==> flow/design.v <==
`timescale 1ns / 1ps
module SelectionOfAvatar(
	input [1:0] mode,
	input [5:0] userID,
	input [1:0] candidate,  
	input CLK,
	input rst,  
	output reg [1:0] ballotBoxId,
	output reg [5:0] numberOfRegisteredVoters,
	output reg [5:0] numberOfVotesWinner,  
	output reg [1:0] WinnerId,
	output reg AlreadyRegistered,
	output reg AlreadyVoted,
	output reg NotRegistered,
	output reg VotingHasNotStarted,
	output reg RegistrationHasEnded
	);
    reg [5:0] registered [0:63];
    reg [5:0] voted [0:63];
    integer i, clock, registeredNum, votedNum;
    integer airV, fireV, waterV, earthV;
	always @(posedge CLK)
	begin
	if (rst) begin
        clock = 0;
		registeredNum = 0;
		votedNum = 0;
		airV = 0;
		fireV = 0;
		waterV = 0;
		earthV = 0;
		for(i=0; i<64; i = i+1) begin
            registered[i]=6'b000000;
            voted[i]=6'b000000;
        end
        ballotBoxId =0;
        numberOfRegisteredVoters=0;
        numberOfVotesWinner=0;
        WinnerId=0;
        AlreadyRegistered=0;
        AlreadyVoted=0;
        NotRegistered=0;
        VotingHasNotStarted=0;
        RegistrationHasEnded=0;
	end
	else begin
		clock=clock+1;
        ballotBoxId =0;
        numberOfRegisteredVoters=0;
        numberOfVotesWinner=0;
        WinnerId=0;
        AlreadyRegistered=0;
        AlreadyVoted=0;
        NotRegistered=0;
        VotingHasNotStarted=0;
        RegistrationHasEnded=0;
        if(clock<=100) begin
            ballotBoxId=userID[5:4];
            if(mode==1) begin
                VotingHasNotStarted=1;
            end
            if(mode==0) begin
                if(registered[userID]==0) begin
                    registered[userID]=1;
                    ballotBoxId=userID[5:4];
                    registeredNum=registeredNum+1;
                end
                else begin 
                    AlreadyRegistered=1;
                    ballotBoxId=userID[5:4];
                end
            end
            numberOfRegisteredVoters=registeredNum;
        end
        else if(clock<=200) begin
            ballotBoxId=userID[5:4];
            numberOfRegisteredVoters=registeredNum;
            if(mode==0) begin
                RegistrationHasEnded=1;
            end
            if(mode==1) begin
                if(registered[userID]==1) begin
                    if(voted[userID]==0)begin
                        voted[userID]=1;
                        if(candidate==0)begin
                            airV=airV+1;
                        end
                        if(candidate==1)begin
                            fireV=fireV+1;
                        end
                        if(candidate==2)begin
                            waterV=waterV+1;
                        end
                        if(candidate==3)begin
                            earthV=earthV+1;
                        end
                    end 
                    else begin
                        AlreadyVoted=1;
                    end   
                end
                else begin
                    NotRegistered=1;
                end
            end    
        end
        else if(clock>200) begin
            numberOfRegisteredVoters=registeredNum;
            numberOfVotesWinner=airV;
            WinnerId=2'b0;
            if (fireV > numberOfVotesWinner) begin
				numberOfVotesWinner = fireV;
				WinnerId = 2'b01;
			end
			if (waterV > numberOfVotesWinner) begin
				numberOfVotesWinner = waterV;
				WinnerId = 2'b10;
			end
			if (earthV> numberOfVotesWinner) begin
				numberOfVotesWinner = earthV;
				WinnerId = 2'b11;
			end
        end
	end
	end
endmodule
Reports on SelectionOfAvatar
The steps from the RTL of SelectionOfAvatar to its reports follow in flow order.
Line numbers count from 1 in the design file above.
The mark -- stands for no value.

set-up
  top = SelectionOfAvatar
  clock input = CLK
  standard-cell library = sky130hd
  library corner = tt_025C_1v80

Elaborated design
Counts by Yosys on the flattened word-level netlist (proc, flatten, opt, wreduce). Print and check cells are left out. Cells with the same type and inputs are merged into one.

cells by class
  add/subtract/negate cells = 6
  $lt $le $gt $ge = 6
  equality and inequality tests = 68
  mux-type cells = 104
  bitwise logic cells = 70
  reductions and logical operators = 208

operators with widths
  cell                                                   count
  OR reduction 63 bit                                    64
  parallel mux 6 bit (select 64 bit)                     2
  two-way mux 6 bit                                      92
  AND reduction 6 bit                                    68
  AND reduction 4 bit                                    64
  adder 32 x 2 -> 32 bit (second input constant)         6
  == test 6 bit (second input constant)                  32
  > comparator 32 x 6 -> 1 bit                           3
  == test 6 x 5 -> 1 bit (second input constant)         16
  inverter 1 bit                                         70
  == test 6 x 4 -> 1 bit (second input constant)         8
  <= comparator 32 x 8 -> 1 bit (second input constant)  1
  > comparator 32 x 9 -> 1 bit (second input constant)   1
  <= comparator 32 x 9 -> 1 bit (second input constant)  1
  == test 6 x 3 -> 1 bit (second input constant)         4
  zero test 6 bit                                        3
  == test 6 x 1 -> 1 bit (second input constant)         2
  == test 6 x 2 -> 1 bit (second input constant)         2
  OR reduction 4 bit                                     2
  two-way mux 2 bit                                      4
  OR reduction 3 bit                                     2
  two-way mux 1 bit                                      6
  OR reduction 5 bit                                     1
  == test 2 x 1 -> 1 bit (second input constant)         2
  == test 2 bit (second input constant)                  2
  zero test 2 bit                                        2
  AND reduction 3 bit                                    1
  OR reduction 2 bit                                     1

word-level totals
  register bits after elaboration = 981
  bits of input ports = 12
  output and inout bits = 21
  word-level cells = 606

Depth
Longest topological path by Yosys (ltp), each cell counted once; first at word level (registers and memories cut), then after technology mapping (sequential cells cut; the memories' decode and read muxes count).

depth
  word-level depth = 14
  ABC_AREA = 0
  mapped depth = 28
  gate-level depth less buffers = 27

Netlist
The flow's flattened synthesis, as Yosys stat reports it; memories are mapped. The netlist is that of the ABC_AREA named above (0 if unset); the other value can give another one.
The area totals of this step are shown rounded.

cells by type
  cell                        count  area in all (um2)
  sky130_fd_sc_hd__dfxtp_1    289    5.79E+03
  sky130_fd_sc_hd__nand2_1    201    754.474
  sky130_fd_sc_hd__o2bb2ai_1  63     551.779
  sky130_fd_sc_hd__o41ai_1    60     525.504
  sky130_fd_sc_hd__nor2_1     129    484.214
  sky130_fd_sc_hd__clkbuf_1   122    457.939
  sky130_fd_sc_hd__nand3_1    69     345.331
  sky130_fd_sc_hd__or4_1      46     345.331
  sky130_fd_sc_hd__mux2_2     30     337.824
  sky130_fd_sc_hd__ha_1       25     312.8
  sky130_fd_sc_hd__nor4_1     47     294.032
  sky130_fd_sc_hd__nand4_1    44     275.264
  sky130_fd_sc_hd__mux2i_1    27     270.259
  sky130_fd_sc_hd__o211ai_1   35     262.752
  sky130_fd_sc_hd__o31ai_1    34     255.245
  sky130_fd_sc_hd__or2_2      37     231.472
  sky130_fd_sc_hd__inv_1      59     221.462
  sky130_fd_sc_hd__a21oi_1    43     215.206

Not listed: further types 61, cells in them 408.

synthesis totals
  cells in the netlist = 1768
  synthesis area = 0.015 mm2
  sequential area = 0.0058 mm2
  flip-flops = 289
  buffer cells = 155

Timing after synthesis
Source: OpenSTA report_checks on the synthesized netlist (no wires, ideal clock, input and output delay 20% of the period each), path of least setup slack; recovery checks are left aside. Register names are those of the netlist, which keeps one name where synthesis merged equal registers.

timing path after synthesis
  kind = reg2reg
  start point = reg airV[1]
  end point = reg numberOfVotesWinner[1]
  clock period = 6000 ps
  library setup time = 72 ps
  launch time at the first pin = 0 ps
  arrival = 5027 ps
  required time = 5928 ps
  setup slack = 902 ps
  path delay = 5099 ps
  driving pins on the path = 29
  path buffers = 1
  synthesis period reached = 5098 ps

"path delay" = arrival - input delay + setup time.
"driving pins on the path" counts driving pins, that of a launching flip-flop among them; a cell with two outputs on the path counts twice.
"synthesis period reached" is the clock period less the worst setup slack; recovery checks do not enter. This is arithmetic on one report: input and output delays are still those of the set period (20% each).
Between the ends stands the longest chain of elaborated cells between them, by number of cells; it is not shown to be the way that was timed. Of several equally long chains one is given.
A line is the first line of the expression or statement that the cell stems from. Yosys adds cells for indexed reads and writes and turns some case tables into memories.
A register here has more assigning lines than the two given.

on the way, after synthesis
  cells stage by stage = sky130_fd_sc_hd__dfxtp_1 sky130_fd_sc_hd__inv_1 sky130_fd_sc_hd__ha_1 sky130_fd_sc_hd__nor2b_1 sky130_fd_sc_hd__o21ai_0 sky130_fd_sc_hd__a21oi_1 sky130_fd_sc_hd__a211oi_1 sky130_fd_sc_hd__o21ai_1 sky130_fd_sc_hd__mux2_2 sky130_fd_sc_hd__inv_1 sky130_fd_sc_hd__ha_1 sky130_fd_sc_hd__nor2b_1 sky130_fd_sc_hd__o21a_1 sky130_fd_sc_hd__o21ai_0 sky130_fd_sc_hd__nand2b_1 sky130_fd_sc_hd__a211oi_1 sky130_fd_sc_hd__o21ai_1 sky130_fd_sc_hd__mux2i_1 sky130_fd_sc_hd__ha_1 sky130_fd_sc_hd__nor2b_1 sky130_fd_sc_hd__o21a_1 sky130_fd_sc_hd__o21a_1 sky130_fd_sc_hd__o21ai_0 sky130_fd_sc_hd__nand2b_1 sky130_fd_sc_hd__a21oi_1 sky130_fd_sc_hd__o21ai_0 sky130_fd_sc_hd__clkbuf_1 sky130_fd_sc_hd__or2_2 sky130_fd_sc_hd__a21oi_1
  cells in the longest elaborated chain = 14
  elaborated cells on any way between the ends = 14
  RTL lines with such cells = 7
  those cells by class = compare: 3; mux: 11

RTL lines, path after synthesis
  element                       line  source
  from (decl)                   21    integer airV, fireV, waterV, earthV;
  from (assign)                 28    airV = 0;
  from (assign)                 86    airV=airV+1;
  > comparator 32 x 6 -> 1 bit  111   if (fireV > numberOfVotesWinner) begin
  two-way mux 6 bit             111
  two-way mux 6 bit             107   else if(clock>200) begin
  two-way mux 6 bit             75    else if(clock<=200) begin
  two-way mux 6 bit             57    if(clock<=100) begin
  two-way mux 6 bit             24    if (rst) begin
  > comparator 32 x 6 -> 1 bit  115   if (waterV > numberOfVotesWinner) begin
  two-way mux 6 bit             115
  two-way mux 6 bit             107
  two-way mux 6 bit             75
  two-way mux 6 bit             57
  two-way mux 6 bit             24
  > comparator 32 x 6 -> 1 bit  119   if (earthV> numberOfVotesWinner) begin
  two-way mux 6 bit             119
  to (assign)                   116   numberOfVotesWinner = waterV;
  to (assign)                   120   numberOfVotesWinner = earthV;
  to (decl)                     10    output reg [5:0] numberOfVotesWinner,

Worst path after layout
From the final timing report of run 1: the path of least setup slack in the routed layout; clock arrival at registers is part of the times.
The report prints the path's times to 10 ps; the period is as set.

timing path after layout
  kind = reg2reg
  start point = reg airV[1]
  end point = reg numberOfVotesWinner[2]
  clock period = 6000 ps
  library setup time = 70 ps
  launch time at the first pin = 510 ps
  arrival = 5870 ps
  required time = 6450 ps
  setup slack = 580 ps
  driving pins on the path = 29
  path buffers = 1

Between the ends stands the longest chain of elaborated cells between them, by number of cells; it is not shown to be the way that was timed. Of several equally long chains one is given.
A register here has more assigning lines than the two given.

on the way, after layout
  cells stage by stage = sky130_fd_sc_hd__dfxtp_1 sky130_fd_sc_hd__inv_1 sky130_fd_sc_hd__ha_1 sky130_fd_sc_hd__nor2b_1 sky130_fd_sc_hd__o21ai_0 sky130_fd_sc_hd__a21oi_1 sky130_fd_sc_hd__a211oi_1 sky130_fd_sc_hd__o21ai_2 sky130_fd_sc_hd__mux2_2 sky130_fd_sc_hd__inv_1 sky130_fd_sc_hd__ha_1 sky130_fd_sc_hd__nor2b_1 sky130_fd_sc_hd__o21a_1 sky130_fd_sc_hd__o21ai_0 sky130_fd_sc_hd__nand2b_1 sky130_fd_sc_hd__a211oi_1 sky130_fd_sc_hd__o21ai_1 sky130_fd_sc_hd__mux2i_1 sky130_fd_sc_hd__ha_1 sky130_fd_sc_hd__nor2b_1 sky130_fd_sc_hd__o21a_1 sky130_fd_sc_hd__o21a_1 sky130_fd_sc_hd__o21ai_0 sky130_fd_sc_hd__nand2b_1 sky130_fd_sc_hd__a21oi_1 sky130_fd_sc_hd__o21ai_0 sky130_fd_sc_hd__buf_4 sky130_fd_sc_hd__or2_2 sky130_fd_sc_hd__a21oi_1
  cells in the longest elaborated chain = 14
  elaborated cells on any way between the ends = 14
  RTL lines with such cells = 7
  those cells by class = compare: 3; mux: 11

RTL lines, path after layout
  element                       line  source
  from (decl)                   21    integer airV, fireV, waterV, earthV;
  from (assign)                 28    airV = 0;
  from (assign)                 86    airV=airV+1;
  > comparator 32 x 6 -> 1 bit  111   if (fireV > numberOfVotesWinner) begin
  two-way mux 6 bit             111
  two-way mux 6 bit             107   else if(clock>200) begin
  two-way mux 6 bit             75    else if(clock<=200) begin
  two-way mux 6 bit             57    if(clock<=100) begin
  two-way mux 6 bit             24    if (rst) begin
  > comparator 32 x 6 -> 1 bit  115   if (waterV > numberOfVotesWinner) begin
  two-way mux 6 bit             115
  two-way mux 6 bit             107
  two-way mux 6 bit             75
  two-way mux 6 bit             57
  two-way mux 6 bit             24
  > comparator 32 x 6 -> 1 bit  119   if (earthV> numberOfVotesWinner) begin
  two-way mux 6 bit             119
  to (assign)                   116   numberOfVotesWinner = waterV;
  to (assign)                   120   numberOfVotesWinner = earthV;
  to (decl)                     10    output reg [5:0] numberOfVotesWinner,

Memo
Re: implementation data of SelectionOfAvatar

Below are 6 stored runs of the flow (Yosys, OpenROAD; platform sky130hd) on SelectionOfAvatar, each with its settings and what was measured, unordered. Constraints: input delay and output delay 20% of the set period each, output load 0.01 pF.
"period achieved": clock period set for the run, less the worst setup slack. It is reckoned from that one timing run; input and output delays stay at 20% of the period that was set.
"worst setup path time" means the part of the period allowed to the worst setup path (the constraints hold back 20% at inputs and 20% at outputs) less its slack; where the path has registers, the arrival times of their clocks count too.
By "power consumption" is meant OpenSTA's value without simulated activity: inputs other than the clock are taken to toggle once in ten clock periods, and the tool carries that through the logic.
"worst setup path time" is known to 10 ps.
Values from the reports are rounded here.
Among the settings, n/a means not set for that run.

item                                    run 1    run 2    run 3   run 4    run 5    run 6
ABC_AREA                                0        n/a      0       n/a      n/a      0
CELL_PAD_IN_SITES_GLOBAL_PLACEMENT      1        n/a      0       n/a      n/a      1
CORE_ASPECT_RATIO                       0.83     n/a      n/a     n/a      n/a      0.83
CORE_MARGIN                             8        2        2       2        2        8
CORE_UTILIZATION                        28       22       25      40       51       28
CTS_CLUSTER_DIAMETER                    227      n/a      37      n/a      n/a      227
CTS_CLUSTER_SIZE                        37       89       51      n/a      n/a      37
GPL_ROUTABILITY_DRIVEN                  0        n/a      0       n/a      1        0
MIN_ROUTING_LAYER                       met1     n/a      met1    n/a      met1     met2
PLACE_DENSITY_LB_ADDON                  0.07     0.15     0.27    n/a      0.18     0.07
SLEW_MARGIN                             25       25       10      20       20       25
TNS_END_PERCENT                         15       n/a      n/a     n/a      10       15
period_ns                               6.0      4.92     8.78    5.71     4.47     6.0
CAP_MARGIN                              20       15       20      20       20       25
GPL_TIMING_DRIVEN                       n/a      1        0       n/a      1        0
SETUP_SLACK_MARGIN                      n/a      0.93     1.74    1.61     1.31     n/a
CELL_PAD_IN_SITES_DETAIL_PLACEMENT      n/a      n/a      1       n/a      0        n/a
MAX_ROUTING_LAYER                       n/a      n/a      met5    n/a      n/a      n/a
worst setup slack after layout (ps)     580      240      2000    1100     -300     190
Yosys chip area after synthesis (mm2)   0.015    0.015    0.015   0.015    0.015    0.015
die footprint (mm2)                     0.061    0.07     0.062   0.039    0.031    0.061
post-route worst hold slack (ps)        460      460      450     440      450      470
standard-cell area after routing (mm2)  0.016    0.019    0.018   0.018    0.021    0.017
worst setup path time (ps)              5420     4680     5070    4650     4770     4610
class of the worst setup path           reg2reg  reg2reg  in2reg  reg2reg  reg2reg  in2reg
period achieved (ps)                    5419     4685     6821    4649     4769     5807
power consumption (mW)                  3.2      5.5      3.8     4.5      5.7      3.3
